==> flow/design.v <==
`timescale 1ns / 1ps
module bcd(clk, rst, broj, desetice, jedinice);
   input clk;                                               
   input rst;                                               
   input  [7:0] broj;                                       
   output reg [3:0] desetice;                               
   output reg [3:0] jedinice;                               
   reg [15:0] shift;                                        
   reg [3:0] i;                                             
   reg [15:0] t;                                            
   always @(posedge clk)
   begin
      if (rst)
         i <= 4'd0;
      else
      begin
         t = shift;
         if (i == 0)                                        
         begin
            t[15:8] = 8'd0;
            t[7:0] = broj;
         end
         if (i < 8)                                         
         begin
            if (t[11:8] >= 5)                               
               t[11:8] = t[11:8] + 4'd3;                    
            if (t[15:12] >= 5)                              
               t[15:12] = t[15:12] + 4'd3;                  
            t = t << 1;                                     
            shift <= t;
            i <= i + 4'd1;
         end
         else                                               
         begin
            desetice <= shift[15:12];
            jedinice <= shift[11:8];
            i <= 4'd0;
         end
      end
   end
endmodule
`timescale 1ns / 1ps
module kosarka(
      input clk,                                            
      input rst,                                            
      input b0,b1,b2,b3,                                    
      input p0,p1,p2,                                       
      output a,b,c,d,e,f,g,dp,                              
      output [3:0] an                                       
    );
localparam [16:0] DIV_D = 17'd25;                           
localparam [28:0] DIV_V = 29'd500;                          
reg clkD,clkV;                                              
reg [16:0] brojacD;                                         
reg [28:0] brojacV;                                         
reg [7:0] vremeA,vremeB,rezulA,rezulB;                      
reg [3:0] displej;                                          
reg [6:0] s_seg;                                            
reg [3:0] cifra;                                            
reg stop;                                                   
wire [3:0] vremeAdesetice, vremeAjedinice, vremeBdesetice, vremeBjedinice;   
wire [3:0] rezulAdesetice, rezulAjedinice, rezulBdesetice, rezulBjedinice;   
reg stanjeB0, stanjeB1, stanjeB2, stanjeB3;                 
bcd bcd_vremeA(clk, rst, vremeA, vremeAdesetice, vremeAjedinice);
bcd bcd_vremeB(clk, rst, vremeB, vremeBdesetice, vremeBjedinice);            
bcd bcd_rezulA(clk, rst, rezulA, rezulAdesetice, rezulAjedinice);
bcd bcd_rezulB(clk, rst, rezulB, rezulBdesetice, rezulBjedinice);
wire tickD = (brojacD == DIV_D) && !clkD;                   
wire tickV = (brojacV == DIV_V) && !clkV;                   
reg n_stop, n_s0, n_s1, n_s2, n_s3;
reg [7:0] n_rezulA, n_rezulB;
reg [3:0] n_displej, n_cifra;
always @(*)
   begin
      n_stop = stop;
      n_s0 = stanjeB0; n_s1 = stanjeB1; n_s2 = stanjeB2; n_s3 = stanjeB3;
      n_rezulA = rezulA; n_rezulB = rezulB;
      n_displej = displej; n_cifra = cifra;
      if(vremeA==0 && vremeB==0)                            
         n_stop = 1'b1;                                     
      case({p2,cifra})
         5'b00111: begin n_displej = vremeBjedinice; n_cifra = 4'b1110; end
         5'b01110: begin n_displej = vremeBdesetice; n_cifra = 4'b1101; end   
         5'b01101: begin n_displej = vremeAjedinice; n_cifra = 4'b1011; end
         5'b01011: begin n_displej = vremeAdesetice; n_cifra = 4'b0111; end
         5'b10111: begin n_displej = rezulBjedinice; n_cifra = 4'b1110; end
         5'b11110: begin n_displej = rezulBdesetice; n_cifra = 4'b1101; end   
         5'b11101: begin n_displej = rezulAjedinice; n_cifra = 4'b1011; end
         5'b11011: begin n_displej = rezulAdesetice; n_cifra = 4'b0111; end
         default: ;
      endcase
      if(b0 == 1'b1)
         n_s0 = 1'b1;                                       
      if(n_s0==1'b1 && b0 == 1'b0)                          
      begin
         n_stop = ~n_stop;                                  
         n_s0 = 1'b0;
      end
      if(b1 == 1'b1)
         n_s1 = 1'b1;                                       
      if(n_s1==1'b1 && b1 == 1'b0)
      begin
         case({p1,p0})
            2'b00: n_rezulB = n_rezulB+8'd3;                
            2'b01: n_rezulB = n_rezulB-8'd3;
            2'b10: n_rezulA = n_rezulA+8'd3;
            2'b11: n_rezulA = n_rezulA-8'd3;
         endcase
         n_s1 = 1'b0;
      end
      if(b2 == 1'b1)
         n_s2 = 1'b1;                                       
      if(n_s2==1'b1 && b2 == 1'b0)
      begin
         case({p1,p0})
            2'b00: n_rezulB = n_rezulB+8'd2;                
            2'b01: n_rezulB = n_rezulB-8'd2;
            2'b10: n_rezulA = n_rezulA+8'd2;
            2'b11: n_rezulA = n_rezulA-8'd2;
         endcase
         n_s2 = 1'b0;
      end
      if(b3 == 1'b1)
         n_s3 = 1'b1;                                       
      if(n_s3==1'b1 && b3 == 1'b0)
      begin
         case({p1,p0})
            2'b00: n_rezulB = n_rezulB+8'd1;                
            2'b01: n_rezulB = n_rezulB-8'd1;
            2'b10: n_rezulA = n_rezulA+8'd1;
            2'b11: n_rezulA = n_rezulA-8'd1;
         endcase
         n_s3 = 1'b0;
      end
   end
always @(posedge clk)
   begin
      if (rst)
      begin
         clkD <= 1'b0; clkV <= 1'b0;
         brojacD <= 17'd0; brojacV <= 29'd0;
         vremeA <= 8'd40; vremeB <= 8'd0;                   
         rezulA <= 8'd0; rezulB <= 8'd0;
         displej <= 4'b0110;
         s_seg <= 7'd0;
         cifra <= 4'b1110;
         stop <= 1'b1;
         stanjeB0 <= 1'b0; stanjeB1 <= 1'b0; stanjeB2 <= 1'b0; stanjeB3 <= 1'b0;
      end
      else
      begin
         if(brojacD==DIV_D)                                 
         begin
            clkD <= ~clkD;
            brojacD <= 17'd1;
         end
         else
            brojacD <= brojacD+17'd1;
         if(brojacV==DIV_V)                                 
         begin
            clkV <= ~clkV;
            brojacV <= 29'd1;
         end
         else
            brojacV <= brojacV+29'd1;
         case(displej)
            4'd0 : s_seg <= 7'b1000000;                     
            4'd1 : s_seg <= 7'b1111001;                     
            4'd2 : s_seg <= 7'b0100100;                     
            4'd3 : s_seg <= 7'b0110000;                     
            4'd4 : s_seg <= 7'b0011001;                     
            4'd5 : s_seg <= 7'b0010010;                     
            4'd6 : s_seg <= 7'b0000010;                     
            4'd7 : s_seg <= 7'b1111000;                     
            4'd8 : s_seg <= 7'b0000000;                     
            4'd9 : s_seg <= 7'b0010000;                     
            default : s_seg <= 7'b1000000;                  
         endcase
         if (tickV)                                         
         begin
            if(stop==0)                                     
            begin
               if(vremeB==0)                                
               begin
                  vremeB <= 8'd59;                          
                  vremeA <= vremeA-8'd1;                    
               end
               else
                  vremeB <= vremeB-8'd1;
            end
         end
         if (tickD)                                         
         begin
            stop <= n_stop;
            stanjeB0 <= n_s0; stanjeB1 <= n_s1; stanjeB2 <= n_s2; stanjeB3 <= n_s3;
            rezulA <= n_rezulA; rezulB <= n_rezulB;
            displej <= n_displej;
            cifra <= n_cifra;
         end
      end
   end
assign an = cifra;
assign {g, f, e, d, c, b, a} = s_seg;                       
assign dp = 1'b1;                                           
endmodule
Lab notebook: kosarka

Step by step through the tools: kosarka:

Module kosarka before and after one edit of its RTL, step after step.
"original" refers to lines of the RTL above, "edited" to lines of the edited file.
"change" is "edited" less "original", of the values as shown.
Cell names lack the library's common part.
Not given: -

* design top: kosarka
* clock input: clk
* cell library: sky130hd
* timing corner: tt_025C_1v80

Edit of the RTL:

The edit as a unified diff against the file above.
The edited RTL no longer does the same as the RTL above: the edit was made by script, with no optimisation intended.

```diff
@@ -21,5 +21,5 @@
             t[7:0] = broj;
          end
-         if (i < 8)                                         
+         if (i == 8)                                         
          begin
             if (t[11:8] >= 5)                               
```

After elaboration:

Counts by Yosys on the flattened word-level netlist (proc, flatten, opt, wreduce; memories kept). Register bits leave out memories and registers merged into their read ports (data or address). Print and check cells are left out. Cells with the same type and inputs are merged into one.
Memory sizes are those after Yosys's memory passes, which may raise the word count (mostly to a power of two), join words into wider ones and drop unused or constant bits.

Word-level totals
* input bits: original 9, edited 9, change 0
* flip-flop bits (word level): original 201, edited 201, change 0
* memory cells: original 1, edited 1, change 0
* memory bits (read-only): original 112, edited 112, change 0
* word width x clocked read ports: original 7, edited 7, change 0
* elaborated cells: original 193, edited 193, change 0
* output and inout port bits: original 12, edited 12, change 0

Memory list
* words x width with read and write ports: original 16 x 7 bit 1R0W, edited 16 x 7 bit 1R0W

Operators by class
* $add $sub $neg: original 28, edited 28, change 0
* eq/ne operators: original 13, edited 17, change +4
* multiplexer cells: original 47, edited 47, change 0
* order comparisons: original 12, edited 8, change -4
* bitwise logic cells: original 13, edited 13, change 0
* reduce/logical cells: original 42, edited 42, change 0

Operators with widths
* 4-bit < comparator (second input constant): original 4, edited 0, change -4
* 4-bit equality test (second input constant): original 0, edited 4, change +4

Operator kinds equal on both sides are left out: 35.

Longest topological paths:

Yosys ltp: most cells in a row. Word level: on the elaborated netlist, between registers, memories and ports. Mapped: between sequential cells and ports; inverters and the memories' decode and read muxes count.

Logic depth
* word-level depth: original 10, edited 10, change 0
* ABC_AREA: original 0, edited 0
* depth in mapped cells: original 22, edited 22, change 0

After synthesis:

Source: synth_stat.txt of the flow (Yosys; design flattened, memories mapped). It holds for the ABC_AREA given above (unset counts as 0); a run with the other value may have another netlist.

Synthesis totals
* mapped area (sq um): original 11710.0, edited 11547.3, change -162.7
* cell count: original 1303, edited 1276, change -27
* sequential part of the area (sq um): original 5084.9, edited 5084.9, change 0.0
* mapped flip-flops: original 208, edited 208, change 0
* buffers: original 63, edited 61, change -2

Cells by type
* nor2_1: original 154, edited 131, change -23
* nor3_1: original 46, edited 30, change -16
* a21oi_1: original 73, edited 88, change +15
* nand4_1: original 20, edited 12, change -8
* xnor2_1: original 51, edited 44, change -7
* mux2i_1: original 21, edited 14, change -7
* xor2_1: original 48, edited 54, change +6
* inv_1: original 45, edited 51, change +6
* a211oi_1: original 12, edited 18, change +6
* nand2b_1: original 27, edited 22, change -5
* nor4b_1: original 5, edited 10, change +5
* a21o_1: original 4, edited 8, change +4
* o21ai_0: original 47, edited 50, change +3
* nor4_1: original 11, edited 14, change +3
* buf_6: original 5, edited 2, change -3
* o21a_1: original 5, edited 2, change -3
* or4_1: original 4, edited 1, change -3
* a311o_1: original 0, edited 3, change +3

Cell types equal on both sides are left out: 20.
The list need not be complete.
The figures by module come from a second, unflattened synthesis with its own total; it is not the netlist above.

Unflattened totals
* cells (unflattened synthesis): original 1235, edited 1315, change +80
* area (unflattened synthesis) (sq um): original 11536.1, edited 11631.2, change +95.1

Rows give one instance, submodules left out.

By module, original
* kosarka: sequential area 2001.9 sq um, times used 1, cells 875, area 6736.5 sq um
* bcd: sequential area 770.7 sq um, times used 4, cells 90, area 1199.9 sq um

By module, edited
* kosarka: sequential area 2001.9 sq um, times used 1, cells 875, area 6736.5 sq um
* bcd: sequential area 770.7 sq um, times used 4, cells 110, area 1223.7 sq um

Path before layout:

OpenSTA on the mapped netlist: ideal clock, no wires. The path of least setup slack (recovery checks aside). Input and output delay are each 20% of the period. Register names are those of the netlist, which keeps one name where synthesis merged equal registers.

Timing post-synthesis
* path kind: original input -> register, edited input -> register
* start point: original in p1, edited in p0
* end point: original reg rezulB[7], edited reg rezulA[7]
* library setup time (ns): original 0.123, edited 0.123, change 0.000
* stages: original 22, edited 20, change -2
* buffers on the path: original 4, edited 2, change -2
* external input delay (ns): original 2.000, edited 2.000, change 0.000
* path slack (ns): original 3.470, edited 3.723, change +0.253
* arrival time (ns): original 6.406, edited 6.154, change -0.252
* required time (ns): original 9.877, edited 9.877, change 0.000
* path delay (ns): original 4.529, edited 4.277, change -0.252
* period (ns): original 10.0, edited 10.0, change 0.0
* period reached after synthesis (ns): original 6.53, edited 6.277, change -0.253

"path delay" is the arrival time less input delay plus setup time.
"stages": output pins that drive a net of the path, with the launching flip-flop's if there is one; two outputs of one cell count as two.
"period reached after synthesis" is the clock period less the worst setup slack; recovery checks do not enter. This is arithmetic on one report: input and output delays are still those of the set period (20% each).
Between the ends stands the longest chain of elaborated cells between them, by number of cells; it is not shown to be the way that was timed. Of several equally long chains one is given.
Each line given opens the expression or statement behind the cell; cells for indexed reads and writes are added by Yosys, which also makes memories of some case tables.

On the way, post-synthesis, original:
* cell sequence: buf_6 -> nand2b_1 -> buf_2 -> buf_1 -> ha_1 -> a21o_1 -> maj3_1 -> xnor2_1 -> nand2_1 -> xnor2_1 -> ha_1 -> clkbuf_1 -> nor2b_1 -> nand4_1 -> nand4b_1 -> o21bai_1 -> nand4_1 -> o311ai_4 -> or4_1 -> mux2i_1 -> mux2i_1 -> mux2_1
* cells in the longest elaborated chain: 10
* elaborated cells on any way between the ends: 15
* those cells by class: add/sub: 4; eq/ne: 3; mux: 6; reduce/logical: 2

Ends and longest elaborated chain, post-synthesis, original
* start, declared: line 47 `input p0,p1,p2,`
* 2-bit equality test: line 103 `case({p1,p0})`
* 2-bit OR reduction
* 8-bit case mux with 3-bit select: line 103
* 8-bit 2-to-1 mux: line 101 `if(n_s1==1'b1 && b1 == 1'b0)`
* 8-bit by 2-bit subtractor with 8-bit output: line 117 `2'b01: n_rezulB = n_rezulB-8'd2;`
* 8-bit case mux with 3-bit select: line 115 `case({p1,p0})`
* 8-bit 2-to-1 mux: line 113 `if(n_s2==1'b1 && b2 == 1'b0)`
* 8-bit by 1-bit subtractor with 8-bit output: line 129 `2'b01: n_rezulB = n_rezulB-8'd1;`
* 8-bit case mux with 3-bit select: line 127 `case({p1,p0})`
* 8-bit 2-to-1 mux: line 125 `if(n_s3==1'b1 && b3 == 1'b0)`
* end, assigned: line 143 `rezulA <= 8'd0; rezulB <= 8'd0;`
* end, assigned: line 196 `rezulA <= n_rezulA; rezulB <= n_rezulB;`
* end, declared: line 56 `reg [7:0] vremeA,vremeB,rezulA,rezulB;`

On the way, post-synthesis, edited:
* cell sequence: buf_4 -> nand2_4 -> clkbuf_1 -> ha_1 -> a21o_1 -> maj3_1 -> xnor2_1 -> nor2_1 -> xor2_1 -> ha_1 -> xnor2_1 -> a21oi_1 -> ha_1 -> a211oi_1 -> a311o_1 -> o311ai_2 -> mux2i_1 -> nor3_1 -> nor3b_1 -> mux2_1
* cells in the longest elaborated chain: 10
* elaborated cells on any way between the ends: 15
* those cells by class: add/sub: 4; eq/ne: 3; mux: 6; reduce/logical: 2

Ends and longest elaborated chain, post-synthesis, edited
* start, declared: line 47 `input p0,p1,p2,`
* 2-bit by 1-bit equality test with 1-bit output: line 103 `case({p1,p0})`
* 2-bit OR reduction
* 8-bit case mux with 3-bit select: line 103
* 8-bit 2-to-1 mux: line 101 `if(n_s1==1'b1 && b1 == 1'b0)`
* 8-bit by 2-bit subtractor with 8-bit output: line 119 `2'b11: n_rezulA = n_rezulA-8'd2;`
* 8-bit case mux with 3-bit select: line 115 `case({p1,p0})`
* 8-bit 2-to-1 mux: line 113 `if(n_s2==1'b1 && b2 == 1'b0)`
* 8-bit by 1-bit subtractor with 8-bit output: line 131 `2'b11: n_rezulA = n_rezulA-8'd1;`
* 8-bit case mux with 3-bit select: line 127 `case({p1,p0})`
* 8-bit 2-to-1 mux: line 125 `if(n_s3==1'b1 && b3 == 1'b0)`
* end, assigned: line 143 `rezulA <= 8'd0; rezulB <= 8'd0;`
* end, assigned: line 196 `rezulA <= n_rezulA; rezulB <= n_rezulB;`
* end, declared: line 56 `reg [7:0] vremeA,vremeB,rezulA,rezulB;`

Timing after layout:

From the final timing report of the runs of pair A: the path of least setup slack in the routed layout; clock arrival at registers is part of the times.

Timing after layout
* path kind: original input -> register, edited input -> register
* start point: original in p0, edited in p1
* end point: original reg rezulB[7], edited reg rezulB[7]
* path slack (ns): original 1.34, edited 1.47, change +0.13
* required time (ns): original 7.58, edited 7.59, change +0.01
* stages: original 20, edited 19, change -1
* arrival time (ns): original 6.24, edited 6.12, change -0.12
* external input delay (ns): original 1.44, edited 1.44, change 0.00
* library setup time (ns): original 0.11, edited 0.11, change 0.00
* period (ns): original 7.18, edited 7.18, change 0.00
* buffers on the path: original 2, edited 2, change 0

Between the ends stands the longest chain of elaborated cells between them, by number of cells; it is not shown to be the way that was timed. Of several equally long chains one is given.

On the way, after layout, original:
* cell sequence: clkdlybuf4s50_1 -> nand2b_1 -> buf_4 -> ha_1 -> a21o_1 -> maj3_1 -> xnor2_1 -> nand2_1 -> xnor2_1 -> ha_1 -> nor2b_1 -> nand4_1 -> nand4b_1 -> o21bai_1 -> nand4_1 -> o311ai_4 -> or4_1 -> mux2i_1 -> mux2i_1 -> mux2_1
* cells in the longest elaborated chain: 10
* elaborated cells on any way between the ends: 15
* those cells by class: add/sub: 4; eq/ne: 3; mux: 6; reduce/logical: 2

Ends and longest elaborated chain, after layout, original
* start, declared: line 47 `input p0,p1,p2,`
* 2-bit equality test: line 103 `case({p1,p0})`
* 2-bit OR reduction
* 8-bit case mux with 3-bit select: line 103
* 8-bit 2-to-1 mux: line 101 `if(n_s1==1'b1 && b1 == 1'b0)`
* 8-bit by 2-bit subtractor with 8-bit output: line 117 `2'b01: n_rezulB = n_rezulB-8'd2;`
* 8-bit case mux with 3-bit select: line 115 `case({p1,p0})`
* 8-bit 2-to-1 mux: line 113 `if(n_s2==1'b1 && b2 == 1'b0)`
* 8-bit by 1-bit subtractor with 8-bit output: line 129 `2'b01: n_rezulB = n_rezulB-8'd1;`
* 8-bit case mux with 3-bit select: line 127 `case({p1,p0})`
* 8-bit 2-to-1 mux: line 125 `if(n_s3==1'b1 && b3 == 1'b0)`
* end, assigned: line 143 `rezulA <= 8'd0; rezulB <= 8'd0;`
* end, assigned: line 196 `rezulA <= n_rezulA; rezulB <= n_rezulB;`
* end, declared: line 56 `reg [7:0] vremeA,vremeB,rezulA,rezulB;`

On the way, after layout, edited:
* cell sequence: clkdlybuf4s50_1 -> buf_4 -> nand2b_4 -> ha_1 -> a21oi_1 -> nand3_1 -> a21oi_1 -> xor2_1 -> ha_1 -> nand2_1 -> o311a_1 -> o21a_1 -> or4_4 -> a311oi_2 -> o211a_1 -> a41oi_2 -> xnor2_1 -> nor4_1 -> o21bai_1
* cells in the longest elaborated chain: 10
* elaborated cells on any way between the ends: 15
* those cells by class: add/sub: 4; eq/ne: 3; mux: 6; reduce/logical: 2

Ends and longest elaborated chain, after layout, edited
* start, declared: line 47 `input p0,p1,p2,`
* 2-bit equality test: line 103 `case({p1,p0})`
* 2-bit OR reduction
* 8-bit case mux with 3-bit select: line 103
* 8-bit 2-to-1 mux: line 101 `if(n_s1==1'b1 && b1 == 1'b0)`
* 8-bit by 2-bit subtractor with 8-bit output: line 117 `2'b01: n_rezulB = n_rezulB-8'd2;`
* 8-bit case mux with 3-bit select: line 115 `case({p1,p0})`
* 8-bit 2-to-1 mux: line 113 `if(n_s2==1'b1 && b2 == 1'b0)`
* 8-bit by 1-bit subtractor with 8-bit output: line 129 `2'b01: n_rezulB = n_rezulB-8'd1;`
* 8-bit case mux with 3-bit select: line 127 `case({p1,p0})`
* 8-bit 2-to-1 mux: line 125 `if(n_s3==1'b1 && b3 == 1'b0)`
* end, assigned: line 143 `rezulA <= 8'd0; rezulB <= 8'd0;`
* end, assigned: line 196 `rezulA <= n_rezulA; rezulB <= n_rezulB;`
* end, declared: line 56 `reg [7:0] vremeA,vremeB,rezulA,rezulB;`

Measured runs:

Runs of the flow (Yosys, OpenROAD) on both versions; the two runs of a pair have the same settings. The constraints put input and output delay at 20% of the set period each and load the outputs with 0.01 pF.

Flow settings, pair A:
* CORE_UTILIZATION: 40
* period_ns: 7.18
* CAP_MARGIN: 20
* CORE_MARGIN: 2
* SLEW_MARGIN: 20

Results, pair A
* lowest setup slack (ns): original 1.343, edited 1.470, change +0.127
* total power of the final layout (µW): original 3000, edited 2460, change -540
* post-layout utilization (%): original 45.8, edited 44.8, change -1.0
* summed negative setup slack (ns): original 0.000, edited 0.000, change 0.000
* clock period reached (ns): original 5.837, edited 5.710, change -0.127
* area of the die (sq um): original 30660.0, edited 30242.9, change -417.1
* post-route worst hold slack (ns): original 0.448, edited 0.454, change +0.006
* chip area after synthesis (Yosys) (sq um): original 11710.0, edited 11547.3, change -162.7
* standard-cell area after routing (sq um): original 13168.9, edited 12778.5, change -390.4

Flow settings, pair B:
* ABC_AREA: 0
* CAP_MARGIN: 0
* CORE_UTILIZATION: 21
* GPL_ROUTABILITY_DRIVEN: 1
* HOLD_SLACK_MARGIN: 0.28
* MIN_ROUTING_LAYER: met2
* PLACE_DENSITY_LB_ADDON: 0.06
* TNS_END_PERCENT: 15
* period_ns: 11.4
* CORE_MARGIN: 2
* SLEW_MARGIN: 20

Results, pair B
* lowest setup slack (ns): original 4.295, edited 4.420, change +0.125
* total power of the final layout (µW): original 1859, edited 1700, change -159
* post-layout utilization (%): original 24.5, edited 24.6, change +0.1
* summed negative setup slack (ns): original 0.000, edited 0.000, change 0.000
* clock period reached (ns): original 7.105, edited 6.980, change -0.125
* area of the die (sq um): original 57667.2, edited 56879.9, change -787.3
* post-route worst hold slack (ns): original 0.451, edited 0.462, change +0.011
* chip area after synthesis (Yosys) (sq um): original 11710.0, edited 11547.3, change -162.7
* standard-cell area after routing (sq um): original 13515.5, edited 13342.8, change -172.7

"clock period reached" means the clock period less the worst setup slack. The figure is calculated, with input and output delays left at 20% of the set period.
"total power of the final layout" is the tool's figure for a default switching activity; nothing was simulated.
